==> flow/design.v <==
module CLBP
#(
    parameter INT_WIDTH     = 9,
    parameter FRAC_WIDTH    = 16
)
(
    input                                       clk,
    input                                       rst,
    input                                       enable,
    output reg  [11:0]                          gray_addr,
    output reg                                  gray_OE,
    input       [7:0]                           gray_data,
    output reg  [11:0]                          lbp_addr,
    output reg                                  lbp_WEN,
    output reg  [7:0]                           lbp_data,
    output reg  [(INT_WIDTH+FRAC_WIDTH)-1:0]    theta,  
    output reg                                  theta_valid,
    input       [(INT_WIDTH+FRAC_WIDTH)-1:0]    cos_data,
    input                                       cos_valid,
    input       [(INT_WIDTH+FRAC_WIDTH)-1:0]    sin_data,
    input                                       sin_valid,
    output reg                                  finish
    );  
    parameter state_bit = 4;
    reg [state_bit-1:0] cur_state;
    reg [state_bit-1:0] next_state;
    localparam [state_bit-1:0] UNENABLE = 4'd0;
    localparam [state_bit-1:0] READY = 4'd1;
    localparam [state_bit-1:0] WAIT_AND_READ = 4'd2;
    localparam [state_bit-1:0] BILINEAR_INTERPOLATION = 4'd3;
    localparam [state_bit-1:0] WRITE = 4'd4;
    localparam [state_bit-1:0] FINISH = 4'd5;
    reg [11:0] addr;
    reg [7:0] center_value;
    reg [3:0] counter;
    reg [2:0] k;
    reg signed [(INT_WIDTH+FRAC_WIDTH)-1:0] rx;
    reg signed [(INT_WIDTH+FRAC_WIDTH)-1:0] ry;
    reg signed [(INT_WIDTH+FRAC_WIDTH)-1:0] x_1;
    reg signed [(INT_WIDTH+FRAC_WIDTH)-1:0] x_2;
    reg signed [(INT_WIDTH+FRAC_WIDTH)-1:0] y_1;
    reg signed [(INT_WIDTH+FRAC_WIDTH)-1:0] y_2;
    reg signed [(INT_WIDTH+FRAC_WIDTH)-1:0] tx;
    reg signed [(INT_WIDTH+FRAC_WIDTH)-1:0] ty;
    reg signed [((INT_WIDTH+FRAC_WIDTH)*2)-1:0] w;  
    reg signed [((INT_WIDTH+FRAC_WIDTH)*2+8)-1:0] neighbor;  
    parameter [(INT_WIDTH+FRAC_WIDTH)-1:0] PI = 25'd205887;
    parameter signed [(INT_WIDTH+FRAC_WIDTH)-1:0] ONE = 25'd65536;
    parameter signed [(INT_WIDTH+FRAC_WIDTH)-1:0] ZERO = 25'd0;
	always @(posedge clk or posedge rst) begin
        if (rst) begin
            cur_state <= UNENABLE;
            addr <= 12'd0;
            gray_addr <= 12'd0;
            gray_OE <= 1'd0;
            lbp_addr <= 12'd0;
            lbp_WEN <= 1'd0;
            lbp_data <= 8'd0;
			theta_valid<= 1'd0;
            finish <= 1'd0;
        end
        else begin
            cur_state <= next_state;
            case (cur_state)
                UNENABLE: begin
                    addr <= 12'd0;
                    gray_addr <= 12'd0;
                    gray_OE <= 1'd0;
                    lbp_addr <= 12'd0;
                    lbp_WEN <= 1'd0;
                    lbp_data <= 8'd0;
                    theta_valid<= 1'd0;
                    finish <= 1'd0;
                end
                READY: begin
                    center_value <= 8'd0;  
                    gray_addr <= addr;
                    gray_OE <= 1'd1;
                    theta <= 25'd0;
                    theta_valid <= 1'd0;
                    lbp_addr <= 12'd0;
                    lbp_WEN <= 1'd0;
                    lbp_data <= 8'd0;
                    counter <= 4'd0;
                    k <= 3'd0;
                end
                WAIT_AND_READ: begin
                    if (counter == 4'd1) begin 
                        counter <= 4'd0;  
						center_value <= gray_data;
                    end
                    else
                        counter <= 4'd1;  
                end
                BILINEAR_INTERPOLATION: begin
                    if (counter == 4'd11)
                        counter <= 4'd0;
                    else
                        counter <= counter + 4'd1;
                    case (counter)
                        4'd0: begin
                            theta_valid <= 1'd1;
                            theta <= ((PI << 1) * k) >>> 3;
                            neighbor <= 58'd0;
                        end
                        4'd2: begin
                            if (cos_data == 25'd65535) 
                                rx <= ONE;
                            else if (cos_data == -25'd65535) 
                                rx <= -ONE;
                            else 
                                rx <= cos_data;
                            if (sin_data == 25'd65535) 
                                ry <= ONE;
                            else if (sin_data == -25'd65535)
                                ry <= -ONE;
                            else 
                                ry <= sin_data;
                        end
                        4'd3: begin
                            rx <= rx * 3'd3;  
                            ry <= -(ry * 3'd3);  
                        end
                        4'd4: begin
                            x_1 <= {rx[24:16], 16'd0};
                            x_2 <= (rx[15:0]) ? {rx[24:16] + 9'd1, 16'd0} : rx;
                            y_1 <= {ry[24:16], 16'd0};
                            y_2 <= (ry[15:0]) ? {ry[24:16] + 9'd1, 16'd0} : ry;
                        end
                        4'd5: begin
                            if (x_1[24] == 1'd0 && y_1[24] == 1'd0) begin
                                gray_addr <= addr + {y_1[21:16], x_1[21:16]};
                            end
                            else if (x_1[24] == 1'd1 && y_1[24] == 1'd0) begin
                                gray_addr <= addr + {y_1[21:16], 6'd0} - {4'd0, (~x_1[23:16]+8'd1)};
                            end
                            else if (x_1[24] == 1'd0 && y_1[24] == 1'd1) begin
                                gray_addr <= addr - {(~y_1[23:16]+8'd1) << 6} + {6'd0, x_1[21:16]};
                            end
                            else begin
                                gray_addr <= addr - {(~y_1[23:16]+8'd1) << 6} - {4'd0, (~x_1[23:16]+8'd1)};
                            end
                            tx <= rx - x_1;
                            ty <= ry - y_1;
                        end
                        4'd6: begin
                            if (x_1[24] == 1'd0 && y_2[24] == 1'd0) begin
                                gray_addr <= addr + {y_2[21:16], x_1[21:16]};
                            end
                            else if (x_1[24] == 1'd1 && y_2[24] == 1'd0) begin
                                gray_addr <= addr + {y_2[21:16], 6'd0} - {4'd0, (~x_1[23:16]+8'd1)};
                            end
                            else if (x_1[24] == 1'd0 && y_2[24] == 1'd1) begin
                                gray_addr <= addr - {(~y_2[23:16]+8'd1) << 6} + {6'd0, x_1[21:16]};
                            end
                            else begin
                                gray_addr <= addr - {(~y_2[23:16]+8'd1) << 6} - {4'd0, (~x_1[23:16]+8'd1)};
                            end
                            w <= {25'd0, (ONE - tx)} * {25'd0, (ONE - ty)};
                        end
                        4'd7: begin
                            if (x_2[24] == 1'd0 && y_1[24] == 1'd0) begin
                                gray_addr <= addr + {y_1[21:16], x_2[21:16]};
                            end
                            else if (x_2[24] == 1'd1 && y_1[24] == 1'd0) begin
                                gray_addr <= addr + {y_1[21:16], 6'd0} - {4'd0, (~x_2[23:16]+8'd1)};
                            end
                            else if (x_2[24] == 1'd0 && y_1[24] == 1'd1) begin
                                gray_addr <= addr - {(~y_1[23:16]+8'd1) << 6} + {6'd0, x_2[21:16]};
                            end
                            else begin
                                gray_addr <= addr - {(~y_1[23:16]+8'd1) << 6} - {4'd0, (~x_2[23:16]+8'd1)};
                            end
                            neighbor <= neighbor + gray_data * w[40:16];
                            w <= {25'd0, tx} * {25'd0, (ONE - ty)};
                        end
                        4'd8: begin
                            if (x_2[24] == 1'd0 && y_2[24] == 1'd0) begin
                                gray_addr <= addr + {y_2[21:16], x_2[21:16]};
                            end
                            else if (x_2[24] == 1'd1 && y_2[24] == 1'd0) begin
                                gray_addr <= addr + {y_2[21:16], 6'd0} - {4'd0, (~x_2[23:16]+8'd1)};
                            end
                            else if (x_2[24] == 1'd0 && y_2[24] == 1'd1) begin
                                gray_addr <= addr - {(~y_2[23:16]+8'd1) << 6} + {6'd0, x_2[21:16]};
                            end
                            else begin
                                gray_addr <= addr - {(~y_2[23:16]+8'd1) << 6} - {4'd0, (~x_2[23:16]+8'd1)};
                            end
                            neighbor <= neighbor + gray_data * w[40:16];
                            w <= {25'd0, (ONE - tx)} * {25'd0, ty};
                        end
                        4'd9: begin
                            neighbor <= neighbor + gray_data * w[40:16];
                            w <= {25'd0, tx} * {25'd0, ty};
                        end
                        4'd10: begin
                            neighbor <= neighbor + gray_data * w[40:16]; 
                        end
                        4'd11: begin
                            if (neighbor[15]) begin
                                if ((neighbor[23:16]+8'd1) >= center_value)
                                    lbp_data[k] <= 1'd1;
                            end
                            else begin
                                if (neighbor[23:16] >= center_value)
                                    lbp_data[k] <= 1'd1;
                            end
                            if (k < 3'd7) begin
                                k <= k + 3'd1;
                            end
						end
						default: begin
						end
                    endcase
                end
                WRITE: begin
                    if (k == 3'd0) begin
                        lbp_WEN <= 1'd1;
                        lbp_data <= 8'd0;
                        lbp_addr <= addr;
                    end
                    else begin
                        lbp_WEN <= 1'd1;
                        lbp_addr <= addr;
                    end
                    addr <= addr + 12'd1;
                end
                FINISH: begin
                    finish <= 1'd1;
                end
            endcase
        end
    end
    always @(*) begin
        case (cur_state)
            UNENABLE: begin
                if (enable) 
                    next_state = READY;
                else
                    next_state = UNENABLE;
            end
            READY: begin
                if (addr[11:6] == 6'd0  || addr[11:6] == 6'd1  || addr[11:6] == 6'd2 ||
                        addr[5:0] == 6'd0   || addr[5:0] == 6'd1   || addr[5:0] == 6'd2  || 
                        addr[5:0] == 6'd61  || addr[5:0] == 6'd62  || addr[5:0] == 6'd63 || 
                        addr[11:6] == 6'd61 || addr[11:6] == 6'd62 || addr[11:6] == 6'd63) begin
                    next_state = WRITE;
                end
                else begin
                    next_state = WAIT_AND_READ;
                end
            end
            WAIT_AND_READ: begin
                if (counter == 4'd1)
                    next_state = BILINEAR_INTERPOLATION;
                else
                    next_state = WAIT_AND_READ;
            end
            BILINEAR_INTERPOLATION: begin
                if (k == 3'd7 && counter == 4'd11)
                    next_state = WRITE;
                else
                    next_state = BILINEAR_INTERPOLATION;
            end
            WRITE: begin
                if (addr == 12'd4095) begin
                    next_state = FINISH;
                end 
                else begin
                    next_state = READY;
                end
            end
            FINISH: begin
                next_state = UNENABLE;
            end
            default: begin
                next_state = UNENABLE;
            end
        endcase
    end
endmodule
module HCU(
    input               clk,
    input               rst,
    input               mode,
    input               enable,
    input   [3:0]       gridX,
    input   [3:0]       gridY,
    output  reg         lbp_ren,
    output  reg [11:0]  lbp_addr,
    input       [7:0]   lbp_rdata,
    output  reg         hist_wen_train,
    output  reg [7:0]   hist_wdata_train,
    output  reg [20:0]  hist_addr_train, 
    output  reg         hist_ren_train,
    input   [7:0]       hist_rdata_train,
    output  reg         hist_wen_predict,
    output  reg [7:0]   hist_wdata_predict,
    output  reg [13:0]  hist_addr_predict,
    output  reg         hist_ren_predict,
    input   [7:0]       hist_rdata_predict,
    output  reg         done
    );
	parameter state_bit = 4;
    reg [state_bit-1:0] cur_state;
    reg [state_bit-1:0] next_state;
    localparam [state_bit-1:0] UNENABLE = 4'd0;
    localparam [state_bit-1:0] INITIAL_HIST = 4'd1;
    localparam [state_bit-1:0] INITIAL_HIST_ADDR = 4'd2;
    localparam [state_bit-1:0] INITIAL_HIST_END = 4'd3;
    localparam [state_bit-1:0] SEND_LBP_ADDR = 4'd4;
    localparam [state_bit-1:0] WAIT_LBP_DATA = 4'd5;
    localparam [state_bit-1:0] SEND_HIST_ADDR = 4'd6;
    localparam [state_bit-1:0] WAIT_HIST_DATA = 4'd7;
    localparam [state_bit-1:0] WRITE_HIST_DATA = 4'd8;
    localparam [state_bit-1:0] NEXT_ADDR = 4'd9;
    reg [11:0] lbp_addr_counter; 
    reg [20:0] hist_addr_counter; 
    always @(posedge clk or posedge rst) begin
        if (rst) begin
            cur_state <= UNENABLE;
            lbp_ren <= 1'd0;
            lbp_addr <= 12'd0;
            hist_wen_train <= 1'd0;
            hist_wdata_train <= 8'd0;
            hist_addr_train <= 21'd0;
            hist_ren_train <= 1'd0;
            hist_wen_predict <= 1'd0;
            hist_wdata_predict <= 8'd0;
            hist_addr_predict <= 14'd0;
            hist_ren_predict <= 1'd0;
            lbp_addr_counter <= 12'd0;
            hist_addr_counter <= 21'd0;
			done <= 1'd0;
        end
        else begin
            cur_state <= next_state;
            case (cur_state)
                UNENABLE: begin
                    lbp_ren <= 1'd0;
                    lbp_addr <= 12'd0;
                    done <= 1'd0;
                    if (mode) begin
                        hist_addr_counter <= 21'd0;
                        hist_addr_predict <= hist_addr_counter;
                    end
                    else begin
                        hist_addr_train <= hist_addr_counter;
                    end
                end
                INITIAL_HIST: begin
                    if (mode) begin
                        hist_wen_predict <= 1'd1;
                        hist_wdata_predict <= 8'd0;
                    end
                    else begin
                        hist_wen_train <= 1'd1;
                        hist_wdata_train <= 8'd0;
                    end
                end
                INITIAL_HIST_ADDR: begin
                    if (mode) begin
                        hist_addr_predict <= hist_addr_predict + 14'd1;
                    end
                    else begin
                        hist_addr_train <= hist_addr_train + 21'd1;
                    end
                end
                INITIAL_HIST_END: begin
                    if (mode) begin
                        hist_wen_predict <= 1'd0;
                    end
                    else begin
                        hist_wen_train <= 1'd0;
                    end
                end
                SEND_LBP_ADDR: begin
                    lbp_ren <= 1'd1;
                end
                SEND_HIST_ADDR: begin
                    lbp_ren <= 1'd0;
                    if (mode) begin
                        hist_addr_predict <= hist_addr_counter[13:0] + {6'd0, lbp_rdata}; 
                    end
                    else begin
                        hist_addr_train <= hist_addr_counter + {13'd0, lbp_rdata}; 
                    end
                end
                WAIT_HIST_DATA: begin
                    if (mode) begin
                        hist_ren_predict <= 1'd1;
                    end
                    else begin
                        hist_ren_train <= 1'd1;
                    end
                end
                WRITE_HIST_DATA: begin
                    if (mode) begin
                        hist_ren_predict <= 1'd0;
                        hist_wen_predict <= 1'd1;
                        hist_wdata_predict <= hist_rdata_predict + 8'd1;
                    end
                    else begin
                        hist_ren_train <= 1'd0;
                        hist_wen_train <= 1'd1;
                        hist_wdata_train <= hist_rdata_train + 8'd1;
                    end
                end
                NEXT_ADDR: begin
                    if (mode) begin
                        hist_wen_predict <= 1'd0; 
                    end
                    else begin
                        hist_wen_train <= 1'd0; 
                    end
                    if (lbp_addr == 12'd4095) begin 
                        lbp_addr <= lbp_addr + 12'd1;
                        lbp_addr_counter <= lbp_addr + 12'd1;
                        hist_addr_counter <= hist_addr_counter + 21'd256; 
                        done <= 1'd1;
                    end
                    else if (lbp_addr[8:0] == 9'd511) begin 
                        lbp_addr <= lbp_addr + 12'd1;
                        lbp_addr_counter <= lbp_addr + 12'd1;
                        hist_addr_counter <= hist_addr_counter + 21'd256; 
                    end
                    else if (lbp_addr[8:0] == lbp_addr_counter[8:0] + 9'd455) begin 
                        lbp_addr <= lbp_addr_counter + 12'd8;
                        lbp_addr_counter <= lbp_addr_counter + 12'd8;
                        hist_addr_counter <= hist_addr_counter + 21'd256; 
                    end
                    else if (lbp_addr[2:0] == lbp_addr_counter[2:0] + 3'd7) begin 
                        lbp_addr <= lbp_addr + 12'd57;
                    end
                    else begin 
                        lbp_addr <= lbp_addr + 12'd1;
                    end
                end
                default: ;
            endcase
        end
    end
    always @(*) begin
        case (cur_state)
            UNENABLE: begin
                if (enable) 
                    next_state = INITIAL_HIST;
                else
                    next_state = UNENABLE;
            end
            INITIAL_HIST: begin
                if (mode) begin
                    if (hist_addr_predict == 14'd16383) begin
                        next_state = INITIAL_HIST_END;
                    end
                    else begin
                        next_state = INITIAL_HIST_ADDR;
                    end
                end
                else begin
                    if (hist_addr_train == hist_addr_counter + 21'd16383) begin
                        next_state = INITIAL_HIST_END;
                    end
                    else begin
                        next_state = INITIAL_HIST_ADDR;
                    end
                end
            end
            INITIAL_HIST_ADDR: begin
                next_state = INITIAL_HIST;
            end
            INITIAL_HIST_END: begin
                next_state = SEND_LBP_ADDR;
            end
            SEND_LBP_ADDR: begin
                next_state = SEND_HIST_ADDR;
            end
            SEND_HIST_ADDR: begin
                next_state = WAIT_HIST_DATA;
            end
            WAIT_HIST_DATA: begin
                next_state = WRITE_HIST_DATA;
            end
            WRITE_HIST_DATA: begin
                next_state = NEXT_ADDR;
            end
            NEXT_ADDR: begin
                if (lbp_addr == 12'd4095) begin 
                    next_state = UNENABLE;
                end
                else begin
                    next_state = SEND_LBP_ADDR;
                end
            end
            default: begin
                next_state = UNENABLE;
            end
        endcase
    end
endmodule
module DCU(
    input               clk,
    input               rst,
    input               enable,
    input   [20:0]      hist_addr_offset,
    output  reg [20:0]  hist_addr_train,
    output  reg         hist_ren_train,
    input   [7:0]       hist_rdata_train, 
    output  reg [13:0]  hist_addr_predict,
    output  reg         hist_ren_predict,
    input   [7:0]       hist_rdata_predict, 
    output  reg [17:0]  distance, 
    output  reg         valid
);
    parameter state_bit = 3;
    reg [state_bit-1:0] cur_state;
    reg [state_bit-1:0] next_state;
    localparam [state_bit-1:0] UNENABLE = 3'd0;
    localparam [state_bit-1:0] INITIAL_HIST_ADDR = 3'd1;
    localparam [state_bit-1:0] WAIT_HIST_DATA = 3'd2;
    localparam [state_bit-1:0] CAL_DISTANCE = 3'd3;
    localparam [state_bit-1:0] FINISH = 3'd4;
    always @(posedge clk or posedge rst) begin
        if (rst) begin
            cur_state <= UNENABLE;
            hist_addr_train <= 21'd0;
            hist_ren_train <= 1'd0;
            hist_addr_predict <= 14'd0;
            hist_ren_predict <= 1'd0;
            distance <= 18'd0;
            valid <= 1'd0;
        end
        else begin
            cur_state <= next_state;
            case (cur_state)
                UNENABLE: begin
                    hist_addr_train <= 21'd0; 
                    hist_ren_train <= 1'd0;
                    hist_addr_predict <= 14'd0;
                    hist_ren_predict <= 1'd0;
                    distance <= 18'd0;
                    valid <= 1'd0;
                end
                INITIAL_HIST_ADDR: begin 
                    hist_addr_train <= hist_addr_offset;
                end
                WAIT_HIST_DATA: begin
                    hist_ren_train <= 1'd1;
                    hist_ren_predict <= 1'd1;
                end
                CAL_DISTANCE: begin
                    hist_addr_train <= hist_addr_train + 21'd1;
                    hist_ren_train <= 1'd0;
                    hist_addr_predict <= hist_addr_predict + 14'd1;
                    hist_ren_predict <= 1'd0;
                    distance <= distance + ((hist_rdata_predict - hist_rdata_train) * (hist_rdata_predict - hist_rdata_train));
                end
                FINISH: begin
                    valid <= 1'd1;
                end
                default: ;
            endcase
        end
    end
    always @(*) begin
        case (cur_state)
            UNENABLE: begin
                if (enable) begin
                    next_state = INITIAL_HIST_ADDR;
                end
                else begin
                    next_state = UNENABLE;
                end
            end
            INITIAL_HIST_ADDR: begin
                next_state = WAIT_HIST_DATA;
            end
            WAIT_HIST_DATA: begin 
                next_state = CAL_DISTANCE;
            end
            CAL_DISTANCE: begin
                if (hist_addr_predict == 14'd16383) begin
                    next_state = FINISH;
                end
                else begin
                    next_state = WAIT_HIST_DATA;
                end
            end
            FINISH: begin
                next_state = UNENABLE;
            end
            default: begin
                next_state = UNENABLE;
            end
        endcase
    end
endmodule   
module Comparator(
    input                   clk,
    input                   rst,
    input                   enable,
    input   [7:0]           histcount,
    input                   dcu_valid,
    input   [17:0]          distance,
    input   [4:0]           id,
    output  reg             id_ren,
    output  reg [7:0]       id_counter, 
    output  reg             dcu_enable,
    output  reg [4:0]       label,
    output  reg [17:0]      minDistance,
    output  reg [20:0]      hist_addr_offset,
    output  reg             done
);
    parameter state_bit = 3;
    reg [state_bit-1:0] cur_state;
    reg [state_bit-1:0] next_state;
    localparam [state_bit-1:0] UNENABLE = 3'd0;
    localparam [state_bit-1:0] DCU_ENABLE = 3'd1;
    localparam [state_bit-1:0] DCU_PROC = 3'd2;
    always @(posedge clk or posedge rst) begin
        if (rst) begin
            cur_state <= UNENABLE;
            id_ren <= 1'd0;
            id_counter <= 8'd0;
            label <= 5'd0;
            minDistance <= 18'd0;
            hist_addr_offset <= 21'd0;
            done <= 1'd0;
        end
        else begin
            cur_state <= next_state;
            case (cur_state)
                UNENABLE: begin
                    id_ren <= 1'd0;
                    id_counter <= 8'd0;
                    minDistance <= 18'd262143; 
                    hist_addr_offset <= 21'd0;
                    done <= 1'd0;
                end
                DCU_ENABLE: begin
                    hist_addr_offset <= {id_counter[6:0], 14'd0}; 
                    id_ren <= 1'd1;
                end
                DCU_PROC: begin
                    if (dcu_valid) begin
                        if (distance < minDistance) begin
                            minDistance <= distance; 
                            label <= id;
                        end
                        if (id_counter + 8'd1 == histcount) begin
                            done <= 1'd1;
                        end
                        id_ren <= 1'd0;
                        id_counter <= id_counter + 8'd1;
                    end
                end
                default: ;
            endcase
        end
    end
    always @(*) begin
        case (cur_state)
            UNENABLE: begin
                if (enable) begin
                    next_state = DCU_ENABLE;
                end
                else begin
                    next_state = UNENABLE;
                end
            end
            DCU_ENABLE: begin
                next_state = DCU_PROC;
            end
            DCU_PROC: begin
                if (dcu_valid) begin
                    if (id_counter + 8'd1 == histcount) begin
                        next_state = UNENABLE;
                    end
                    else begin
                        next_state = DCU_ENABLE;
                    end
                end
                else begin
                    next_state = DCU_PROC;
                end
            end
            default: next_state = UNENABLE;
        endcase
    end
    always @(*) begin
        case (cur_state)
            DCU_ENABLE: dcu_enable = 1'd1;
            default: dcu_enable = 1'd0;
        endcase
    end
endmodule
module Controller(
    input               clk,
    input               rst,
    input               mode,
    input               enable,
    input               valid,
    input   [4:0]       id,
    output  reg [7:0]   id_addr,
    output  reg [4:0]   id_wdata,
    output  reg         id_wen,
	output	reg			lbp_enable,
	input   			lbp_finish,
	output  reg			ram_clbp,
    input   [3:0]       gridX_i,     
    input   [3:0]       gridY_i,        
    output  reg         hcu_enable,
    output  reg [3:0]   gridX_o,
    output  reg [3:0]   gridY_o,  
    input               hcu_finish,      
    input               comparator_finish,
    output  reg         comparator_enable,
    output  reg         ram_comp
);
    parameter state_bit = 3;
    reg [state_bit-1:0] cur_state;
    reg [state_bit-1:0] next_state;
    localparam [state_bit-1:0] UNENABLE = 3'd0;
    localparam [state_bit-1:0] CLBP_ENABLE = 3'd1;
    localparam [state_bit-1:0] CLBP_PROC = 3'd2;
    localparam [state_bit-1:0] HCU_TRAIN_ENABLE = 3'd3;
    localparam [state_bit-1:0] HCU_TRAIN_PROC = 3'd4;
    localparam [state_bit-1:0] WAIT_ID_VALID = 3'd5;
    localparam [state_bit-1:0] COMPARATOR_ENABLE = 3'd6;
    localparam [state_bit-1:0] COMPARATOR_PROC = 3'd7;
    always @(posedge clk or posedge rst) begin
        if (rst) begin
            cur_state <= UNENABLE;
            gridX_o <= 4'd0; 
            gridY_o <= 4'd0; 
            id_addr <= 8'd0;
            id_wdata <= 5'd0;
            id_wen <= 1'd0;
        end
        else begin
            cur_state <= next_state;
            case (cur_state)
                UNENABLE: begin
                    gridX_o <= 4'd8; 
                    gridY_o <= 4'd8; 
                    id_wdata <= id; 
                end
                CLBP_ENABLE: begin
                    if (mode == 1'd0) begin
                        id_wen <= 1'd1;
                    end
                end
                CLBP_PROC: begin
                    if (mode == 1'd0) begin
                        id_wen <= 1'd0;
                    end
                end
                HCU_TRAIN_ENABLE: begin
                    if (mode == 1'd0) begin
                        id_addr <= id_addr + 8'd1;
                    end
                end
                HCU_TRAIN_PROC: begin
                end
                WAIT_ID_VALID: begin
                    id_wdata <= id; 
                end
                COMPARATOR_ENABLE: begin
                end
                COMPARATOR_PROC: begin
                end
                default: ;
            endcase
        end
    end
    always @(*) begin
        case (cur_state)
            UNENABLE: begin
                if (enable) begin
                    next_state = CLBP_ENABLE;
                end
                else begin
                    next_state = UNENABLE;
                end
            end
            CLBP_ENABLE: begin
				next_state = CLBP_PROC;
            end
            CLBP_PROC: begin
                if (lbp_finish) begin
                    next_state = HCU_TRAIN_ENABLE;
                end
                else begin
                    next_state = CLBP_PROC;
                end
            end
            HCU_TRAIN_ENABLE: begin
                next_state = HCU_TRAIN_PROC;
            end
            HCU_TRAIN_PROC: begin
                if (hcu_finish) begin
                    next_state = WAIT_ID_VALID;
                end
                else begin
                    next_state = HCU_TRAIN_PROC;
                end
            end
            WAIT_ID_VALID: begin
                if (mode) begin
                    next_state = COMPARATOR_ENABLE;
                end
                else begin
                    next_state = CLBP_ENABLE;
                end
            end
            COMPARATOR_ENABLE: begin
                next_state = COMPARATOR_PROC;
            end
            COMPARATOR_PROC: begin
                if (comparator_finish) begin
                    next_state = CLBP_ENABLE;
                end
                else begin
                    next_state = COMPARATOR_PROC;
                end
            end
            default: next_state = UNENABLE;
        endcase
    end
    always @(*) begin
        case (cur_state)
            CLBP_ENABLE: begin
                lbp_enable = 1'd1;
            end
            default: begin
                lbp_enable = 1'd0;
            end
        endcase
    end
    always @(*) begin
        case (cur_state)
            HCU_TRAIN_ENABLE, HCU_TRAIN_PROC: ram_clbp = 1'd1;
            default: ram_clbp = 1'd0;
        endcase
    end
    always @(*) begin
        case (cur_state)
            HCU_TRAIN_ENABLE: hcu_enable = 1'd1;
            default: hcu_enable = 1'd0;
        endcase
    end
    always @(*) begin
        case (cur_state)
            COMPARATOR_ENABLE: comparator_enable = 1'd1;
            default: comparator_enable = 1'd0;
        endcase
    end
    always @(*) begin
        case (cur_state)
            COMPARATOR_ENABLE, COMPARATOR_PROC: ram_comp = 1'd1;
            default: ram_comp = 1'd0;
        endcase
    end
endmodule
module top(
    input           clk,
    input           rst,
    input           enable,
    input           mode,
    input           valid, 
    input   [4:0]   id,
    input   [3:0]   gridX,
    input   [3:0]   gridY,
	output 	[11:0]	gray_addr,
	output			gray_ren,
	input	[7:0]	gray_rdata,
    output  [11:0]  lbp_addr,
    output          lbp_wen,
	output			lbp_ren,
    input   [7:0]   lbp_rdata,
	output	[7:0] 	lbp_wdata,
	output	[24:0]	theta,
	output			theta_valid,
	input	[24:0]	cos_data,
	input			cos_valid,
	input	[24:0]	sin_data,
	input			sin_valid,
	output			lbp_finish,
    output  [7:0]   id_addr,
    output  [4:0]   id_wdata,
    output          id_wen,
    output          id_ren,
    input   [4:0]   id_rdata,
    output  [20:0]  hist_addr_train,
    output  [7:0]   hist_wdata_train,
    output          hist_wen_train,
    output          hist_ren_train,
    input   [7:0]   hist_rdata_train,
    output  [13:0]  hist_addr_predict,
    output  [7:0]   hist_wdata_predict,
    output          hist_wen_predict,
    output          hist_ren_predict,
    input   [7:0]   hist_rdata_predict,  
    output          hcu_finish,
    output          done,
    output  [4:0]   label,
    output  [17:0]  minDistance
);
    wire clbp_enable;
    wire [11:0] clbp_lbp_addr;
    wire clbp_lbp_wen;
    wire [7:0] clbp_lbp_wdata;
    wire hcu_enable;
    wire hcu_lbp_ren;
    wire [11:0] hcu_lbp_addr;
    wire [20:0] hcu_hist_addr_train;
    wire hcu_hist_ren_train;
    wire [13:0] hcu_hist_addr_predict;
    wire hcu_hist_ren_predict;
    wire [3:0] gridX_o;
    wire [3:0] gridY_o;
    wire dcu_enable;
    wire [20:0] dcu_hist_addr_train;
    wire dcu_hist_ren_train;
    wire [13:0] dcu_hist_addr_predict;
    wire dcu_hist_ren_predict;
    wire comparator_finish;
    wire comparator_enable;
    wire ram_comp;
    wire ram_clbp;
    wire [7:0] controller_id_addr;
    wire [7:0] comparator_id_addr;
    wire [20:0] hist_addr_offset;
    wire [17:0] distance;
    wire dcu_valid;
    CLBP M1(.clk(clk), .rst(rst), .enable(clbp_enable), 
            .gray_addr(gray_addr), .gray_OE(gray_ren), .gray_data(gray_rdata),
            .lbp_addr(clbp_lbp_addr), .lbp_WEN(clbp_lbp_wen), .lbp_data(clbp_lbp_wdata), 
            .theta(theta), .theta_valid(theta_valid),
            .cos_data(cos_data), .cos_valid(cos_valid), .sin_data(sin_data), .sin_valid(sin_valid),
            .finish(lbp_finish));
    HCU M2(.clk(clk), .rst(rst), .mode(mode), .enable(hcu_enable), .gridX(gridX_o), .gridY(gridY_o), 
           .lbp_ren(hcu_lbp_ren), .lbp_addr(hcu_lbp_addr), .lbp_rdata(lbp_rdata), 
           .hist_wen_train(hist_wen_train), .hist_wdata_train(hist_wdata_train), .hist_addr_train(hcu_hist_addr_train), .hist_ren_train(hcu_hist_ren_train), .hist_rdata_train(hist_rdata_train),
           .hist_wen_predict(hist_wen_predict), .hist_wdata_predict(hist_wdata_predict), .hist_addr_predict(hcu_hist_addr_predict), .hist_ren_predict(hcu_hist_ren_predict), .hist_rdata_predict(hist_rdata_predict),
           .done(hcu_finish));
    Controller M3(.clk(clk), .rst(rst), .mode(mode), .enable(enable), .valid(valid),
                  .id(id), .id_addr(controller_id_addr), .id_wdata(id_wdata), .id_wen(id_wen),
                  .lbp_enable(clbp_enable), .lbp_finish(lbp_finish), .ram_clbp(ram_clbp),
                  .gridX_i(gridX), .gridY_i(gridY), .hcu_enable(hcu_enable), .gridX_o(gridX_o), .gridY_o(gridY_o), .hcu_finish(hcu_finish),      
                  .comparator_finish(done), .comparator_enable(comparator_enable), .ram_comp(ram_comp));
    DCU M4(.clk(clk), .rst(rst), .enable(dcu_enable), .hist_addr_offset(hist_addr_offset),
           .hist_addr_train(dcu_hist_addr_train), .hist_ren_train(dcu_hist_ren_train), .hist_rdata_train(hist_rdata_train),
           .hist_addr_predict(dcu_hist_addr_predict), .hist_ren_predict(dcu_hist_ren_predict), .hist_rdata_predict(hist_rdata_predict), 
           .distance(distance), .valid(dcu_valid));
    Comparator M5(.clk(clk), .rst(rst), .enable(comparator_enable),
                  .histcount(controller_id_addr), .dcu_valid(dcu_valid), .distance(distance),
                  .id(id_rdata), .id_ren(id_ren), .id_counter(comparator_id_addr), 
                  .dcu_enable(dcu_enable), .label(label), .minDistance(minDistance), .hist_addr_offset(hist_addr_offset), .done(done));
    assign lbp_addr = (ram_clbp) ? hcu_lbp_addr : clbp_lbp_addr;
    assign lbp_wen = (ram_clbp) ? 1'd0 : clbp_lbp_wen;
    assign lbp_wdata = (ram_clbp) ? 8'd0 : clbp_lbp_wdata;
    assign lbp_ren = (ram_clbp) ? hcu_lbp_ren : 1'd0;
    assign hist_addr_train = (ram_comp) ? dcu_hist_addr_train : hcu_hist_addr_train;
    assign hist_ren_train = (ram_comp) ? dcu_hist_ren_train : hcu_hist_ren_train;
    assign hist_addr_predict = (ram_comp) ? dcu_hist_addr_predict : hcu_hist_addr_predict;
    assign hist_ren_predict = (ram_comp) ? dcu_hist_ren_predict : hcu_hist_ren_predict;
    assign id_addr = (ram_comp) ? comparator_id_addr : controller_id_addr;
endmodule
Appendix: tool output

Step by step through the tools: top. Module top before and after one edit of its RTL, step after step. "original" refers to lines of the RTL above, "edited" to lines of the edited file. "change": "edited" minus "original" as printed here. Cell names lack the library's common part. A cell with -- has no value.

Top: top. Clock: clk. Cell library: sky130hd. Timing corner: tt_025C_1v80.

Diff. Unified diff, file above to edited file. A script made this edit. It changes what the design does and was not meant as an optimisation.

```diff
@@ -415,5 +415,5 @@
                         hist_wen_train <= 1'd0; 
                     end
-                    if (lbp_addr == 12'd4095) begin 
+                    if (lbp_addr < 12'd4095) begin 
                         lbp_addr <= lbp_addr + 12'd1;
                         lbp_addr_counter <= lbp_addr + 12'd1;
```

Word-level counts. Counts by Yosys on the flattened word-level netlist (proc, flatten, opt, wreduce; memories kept). Register bits leave out memories and registers merged into their read ports (data or address). Print and check cells are left out.

Bit counts: bits in registers (original 565, edited 565, change 0); bits in latches (original 0, edited 0, change 0); RAM bits (original 0, edited 0, change 0); memory bits (read-only) (original 0, edited 0, change 0); clocked read ports x word width (original 0, edited 0, change 0); memories (original 0, edited 0, change 0); output and inout port bits (original 157, edited 157, change 0); word-level cells (original 473, edited 474, change +1).

Operators by class: $add $sub $neg (original 56, edited 56, change 0); multipliers (original 9, edited 9, change 0); divide/modulo/power cells (original 0, edited 0, change 0); order comparisons (original 4, edited 5, change +1); eq/ne operators (original 92, edited 92, change 0); shifts and indexed selects (original 1, edited 1, change 0); mux-type cells (original 142, edited 142, change 0); bitwise logic cells (original 13, edited 13, change 0); reductions and logical operators (original 102, edited 102, change 0).

Operator list: less-than comparator 12 bit (second input constant) (original 0, edited 1, change +1).

Unchanged operator kinds not shown: 111.

Depth. Yosys ltp: most cells in a row. Word level: on the elaborated netlist, between registers, memories and ports. Mapped: between sequential cells and ports; inverters and the memories' decode and read muxes count.

Depth: depth in word-level cells (original 14, edited 14, change 0); ABC_AREA (original 0, edited 0); depth in mapped cells (original 37, edited 38, change +1); gate-level depth less buffers (original 34, edited 35, change +1).

Netlist. Yosys stat after the flow's synthesis: flattened, memories mapped to cells. It holds for the ABC_AREA given above (unset counts as 0); a run with the other value may have another netlist.

Cells by type: a21o_1 (original 143, edited 117, change -26); o21ai_0 (original 341, edited 317, change -24); inv_1 (original 2551, edited 2574, change +23); nand3_1 (original 132, edited 109, change -23); o21bai_1 (original 46, edited 67, change +21); nor2_1 (original 434, edited 415, change -19); o22a_1 (original 2, edited 21, change +19); nand2_1 (original 2069, edited 2051, change -18); xnor2_1 (original 418, edited 435, change +17); o221a_2 (original 19, edited 2, change -17); a21oi_1 (original 344, edited 329, change -15); or3_1 (original 34, edited 20, change -14); clkbuf_1 (original 613, edited 600, change -13); nand2b_1 (original 57, edited 44, change -13); and3_1 (original 71, edited 59, change -12); nand4_1 (original 61, edited 50, change -11); a211oi_1 (original 29, edited 40, change +11); o221ai_1 (original 14, edited 4, change -10).

Unchanged cell types not shown: 13. Not every row of either side is listed.

Synthesis totals: mapped cells (original 12666, edited 12507, change -159); synthesis area (µm²) (original 112530.4, edited 111592.0, change -938.4); flip-flops (original 492, edited 493, change +1).

The figures by module come from a second, unflattened synthesis with its own total; it is not the netlist above.

Second synthesis, totals: cells (unflattened synthesis) (original 12691, edited 12569, change -122); area total of the unflattened synthesis (µm²) (original 113545.1, edited 112065.0, change -1480.1).

Each row is one instance without its submodules.

Modules, original: CLBP (instances 1, cells 10744, area 95683.0 µm², seq. area 7658.6 µm²); HCU (instances 1, cells 846, area 7156.9 µm², seq. area 2578.7 µm²); DCU (instances 1, cells 704, area 6296.0 µm², seq. area 1502.7 µm²); Comparator (instances 1, cells 246, area 2499.9 µm², seq. area 1077.3 µm²); top (instances 1, cells 74, area 958.4 µm², seq. area 0.0 µm²); Controller (instances 1, cells 77, area 950.9 µm², seq. area 576.8 µm²).

Modules, edited: CLBP (instances 1, cells 10684, area 94849.7 µm², seq. area 7658.6 µm²); HCU (instances 1, cells 784, area 6510.0 µm², seq. area 2578.7 µm²); DCU (instances 1, cells 704, area 6296.0 µm², seq. area 1502.7 µm²); Comparator (instances 1, cells 246, area 2499.9 µm², seq. area 1077.3 µm²); top (instances 1, cells 74, area 958.4 µm², seq. area 0.0 µm²); Controller (instances 1, cells 77, area 950.9 µm², seq. area 576.8 µm²).

Timing after synthesis. OpenSTA on the mapped netlist: ideal clock, no wires. The path of least setup slack (recovery checks aside). Input and output delay are each 20% of the period. Register names are those of the netlist, which keeps one name where synthesis merged equal registers.

Timing after synthesis: path kind (original in2reg, edited in2reg); start point (original input port rst, edited input port rst); end point (original register M1.neighbor[0], edited register M1.neighbor[0]); period (ns) (original 12.0, edited 12.0, change 0.0); setup time (ns) (original 0.413, edited 0.413, change 0.000); time at the first pin (ns) (original 2.400, edited 2.400, change 0.000); arrival time (ns) (original 10.054, edited 10.069, change +0.015); required time (ns) (original 11.587, edited 11.587, change 0.000); path slack (ns) (original 1.533, edited 1.518, change -0.015); path delay (ns) (original 8.067, edited 8.082, change +0.015); stages on the path (original 3, edited 3, change 0); path buffers (original 0, edited 0, change 0); period reached after synthesis (ns) (original 10.467, edited 10.482, change +0.015).

"path delay" is the arrival time less input delay plus setup time. "stages on the path" counts driving pins, that of a launching flip-flop among them; a cell with two outputs on the path counts twice. "period reached after synthesis" = period - worst setup slack (recovery checks aside). The figure is calculated, with input and output delays left at 20% of the set period. The rows between start and end are the longest chain of elaborated cells between them; the timing report does not say that the signal goes this way. Where chains are equally long, one stands for them. Each line given opens the expression or statement behind the cell; cells for indexed reads and writes are added by Yosys, which also makes memories of some case tables. A register here has more assigning lines than the two given.

Between the ends, after synthesis, original:
Path through: inv_1 -> nand2_1 -> a21oi_1. For cells in the longest elaborated chain the number is 2. Under elaborated cells on any way between the ends stands 2. Those cells by class: logic: 1; reduce/logical: 1.

RTL lines, path after synthesis, original: start: declaration (line 868) `input           rst,`; NOT 1 bit; AND reduction 3 bit; end: assignment (line 174) `neighbor <= neighbor + gray_data * w[40:16];`; end: assignment (line 190) `neighbor <= neighbor + gray_data * w[40:16];`; end: declaration (line 46) `reg signed [((INT_WIDTH+FRAC_WIDTH)*2+8)-1:0] neighbor;`.

Between the ends, after synthesis, edited:
Path through: inv_1 -> nand2_1 -> a21oi_1. For cells in the longest elaborated chain the number is 2. Under elaborated cells on any way between the ends stands 2. Those cells by class: logic: 1; reduce/logical: 1.

RTL lines, path after synthesis, edited: start: declaration (line 868) `input           rst,`; NOT 1 bit; AND reduction 3 bit; end: assignment (line 174) `neighbor <= neighbor + gray_data * w[40:16];`; end: assignment (line 190) `neighbor <= neighbor + gray_data * w[40:16];`; end: declaration (line 46) `reg signed [((INT_WIDTH+FRAC_WIDTH)*2+8)-1:0] neighbor;`.

Path in the finished layout. From the final timing report of the runs of pair A: the path of least setup slack in the routed layout; clock arrival at registers is part of the times.

Timing after layout: path kind (original reg2reg, edited reg2reg); start point (original register M1.tx[1], edited register M1.ty[1]); end point (original register M1.w[38], edited register M1.w[39]); period (ns) (original 12.0, edited 12.0, change 0.0); setup time (ns) (original 0.28, edited 0.28, change 0.00); time at the first pin (ns) (original 0.63, edited 0.66, change +0.03); arrival time (ns) (original 11.09, edited 11.40, change +0.31); required time (ns) (original 12.39, edited 12.39, change 0.00); path slack (ns) (original 1.30, edited 0.98, change -0.32); stages on the path (original 30, edited 33, change +3); path buffers (original 0, edited 2, change +2).

The rows between start and end are the longest chain of elaborated cells between them; the timing report does not say that the signal goes this way. Where chains are equally long, one stands for them. A register here has more assigning lines than the two given.

Between the ends, after layout, original:
Path through: edfxtp_1 -> inv_1 -> ha_2 -> or4b_2 -> o41ai_2 -> nand2b_1 -> xnor2_2 -> and2_1 -> fa_1 -> fa_1 -> fa_1 -> inv_1 -> fa_1 -> fa_1 -> inv_1 -> fa_1 -> fa_1 -> ha_1 -> a21o_1 -> nor2_1 -> o211ai_1 -> o2111ai_1 -> a21oi_1 -> a32o_1 -> a211o_1 -> a21oi_1 -> xor2_1 -> o22ai_1 -> a21oi_1 -> o21ai_0. For cells in the longest elaborated chain the number is 3. Under elaborated cells on any way between the ends stands 6. Those cells by class: add/sub: 1; mul: 4; mux: 1.

RTL lines, path after layout, original: start: declaration (line 43) `reg signed [(INT_WIDTH+FRAC_WIDTH)-1:0] tx;`; start: assignment (line 143) `tx <= rx - x_1;`; subtractor 18 x 25 -> 25 bit (line 191) `w <= {25'd0, (ONE - tx)} * {25'd0, ty};`; multiplier 25 x 25 -> 41 bit (line 191); parallel mux 41 bit (select 4 bit) (line 100) `case (counter)`; end: assignment (line 159) `w <= {25'd0, (ONE - tx)} * {25'd0, (ONE - ty)};`; end: assignment (line 175) `w <= {25'd0, tx} * {25'd0, (ONE - ty)};`; end: declaration (line 45) `reg signed [((INT_WIDTH+FRAC_WIDTH)*2)-1:0] w;`.

Between the ends, after layout, edited:
Path through: edfxtp_1 -> buf_4 -> nor3_1 -> and4b_1 -> nand2_1 -> nand2_1 -> nand2_1 -> xor2_4 -> nand2_1 -> fa_1 -> inv_1 -> fa_1 -> fa_1 -> fa_1 -> fa_1 -> fa_1 -> inv_1 -> fa_1 -> inv_1 -> ha_1 -> a21o_1 -> a21o_1 -> a21oi_1 -> o21ai_0 -> a211oi_1 -> buf_4 -> a21oi_1 -> a41oi_1 -> a21oi_1 -> a31oi_1 -> xnor2_1 -> a221oi_1 -> mux2i_1. For cells in the longest elaborated chain the number is 3. Under elaborated cells on any way between the ends stands 6. Those cells by class: add/sub: 1; mul: 4; mux: 1.

RTL lines, path after layout, edited: start: declaration (line 44) `reg signed [(INT_WIDTH+FRAC_WIDTH)-1:0] ty;`; start: assignment (line 144) `ty <= ry - y_1;`; subtractor 18 x 25 -> 25 bit (line 175) `w <= {25'd0, tx} * {25'd0, (ONE - ty)};`; multiplier 25 x 25 -> 41 bit (line 175); parallel mux 41 bit (select 4 bit) (line 100) `case (counter)`; end: assignment (line 159) `w <= {25'd0, (ONE - tx)} * {25'd0, (ONE - ty)};`; end: assignment (line 175); end: declaration (line 45) `reg signed [((INT_WIDTH+FRAC_WIDTH)*2)-1:0] w;`.

Layout results. Both versions went through the flow (Yosys, OpenROAD) with the same settings in each pair. Constraints: input delay and output delay 20% of the set period each, output load 0.01 pF.

Flow settings, pair A:
Under period_ns stands 12.0. Under CAP_MARGIN stands 20. CORE_MARGIN: 2. The figure for CORE_UTILIZATION is 40. Under SLEW_MARGIN stands 20.

Measured results, pair A: netlist area reported by Yosys (µm²) (original 112530.4, edited 111592.0, change -938.4); overall die area (µm²) (original 285583.0, edited 283221.0, change -2362.0); standard-cell area of the final layout (µm²) (original 121558.0, edited 120697.0, change -861.0); post-route utilization (%) (original 43.5, edited 43.6, change +0.1); setup slack of the critical path (ns) (original 1.297, edited 0.985, change -0.312); setup total negative slack (ns) (original 0.000, edited 0.000, change 0.000); lowest hold slack (ns) (original 0.384, edited 0.388, change +0.004); total power of the final layout (mW) (original 10.286, edited 9.948, change -0.338); achieved period (ns) (original 10.703, edited 11.015, change +0.312).

Flow settings, pair B:
The figure for ABC_AREA is 1. Under CAP_MARGIN stands 5. Under CORE_ASPECT_RATIO stands 1.58. CORE_MARGIN: 9. The figure for CORE_UTILIZATION is 37. The entry for CTS_CLUSTER_DIAMETER reads 196. For CTS_CLUSTER_SIZE the number is 24. MAX_ROUTING_LAYER: met5. The entry for PLACE_DENSITY_LB_ADDON reads 0.18. The figure for SETUP_SLACK_MARGIN is 0.68. The figure for TNS_END_PERCENT is 35. Under period_ns stands 6.69. Under SLEW_MARGIN stands 20.

Measured results, pair B: netlist area reported by Yosys (µm²) (original 116935.9, edited 116969.7, change +33.8); overall die area (µm²) (original 337137.0, edited 337231.0, change +94.0); standard-cell area of the final layout (µm²) (original 141439.0, edited 141125.0, change -314.0); post-route utilization (%) (original 44.9, edited 44.8, change -0.1); setup slack of the critical path (ns) (original -1.026, edited -1.059, change -0.033); setup total negative slack (ns) (original -22.305, edited -24.201, change -1.896); lowest hold slack (ns) (original 0.394, edited 0.392, change -0.002); total power of the final layout (mW) (original 21.344, edited 21.893, change +0.549); achieved period (ns) (original 7.716, edited 7.749, change +0.033).

"achieved period": clock period set for the run, less the worst setup slack. It is reckoned from that one timing run; input and output delays stay at 20% of the period that was set. "total power of the final layout": no workload was simulated; the value follows from the tool's default switching activity.
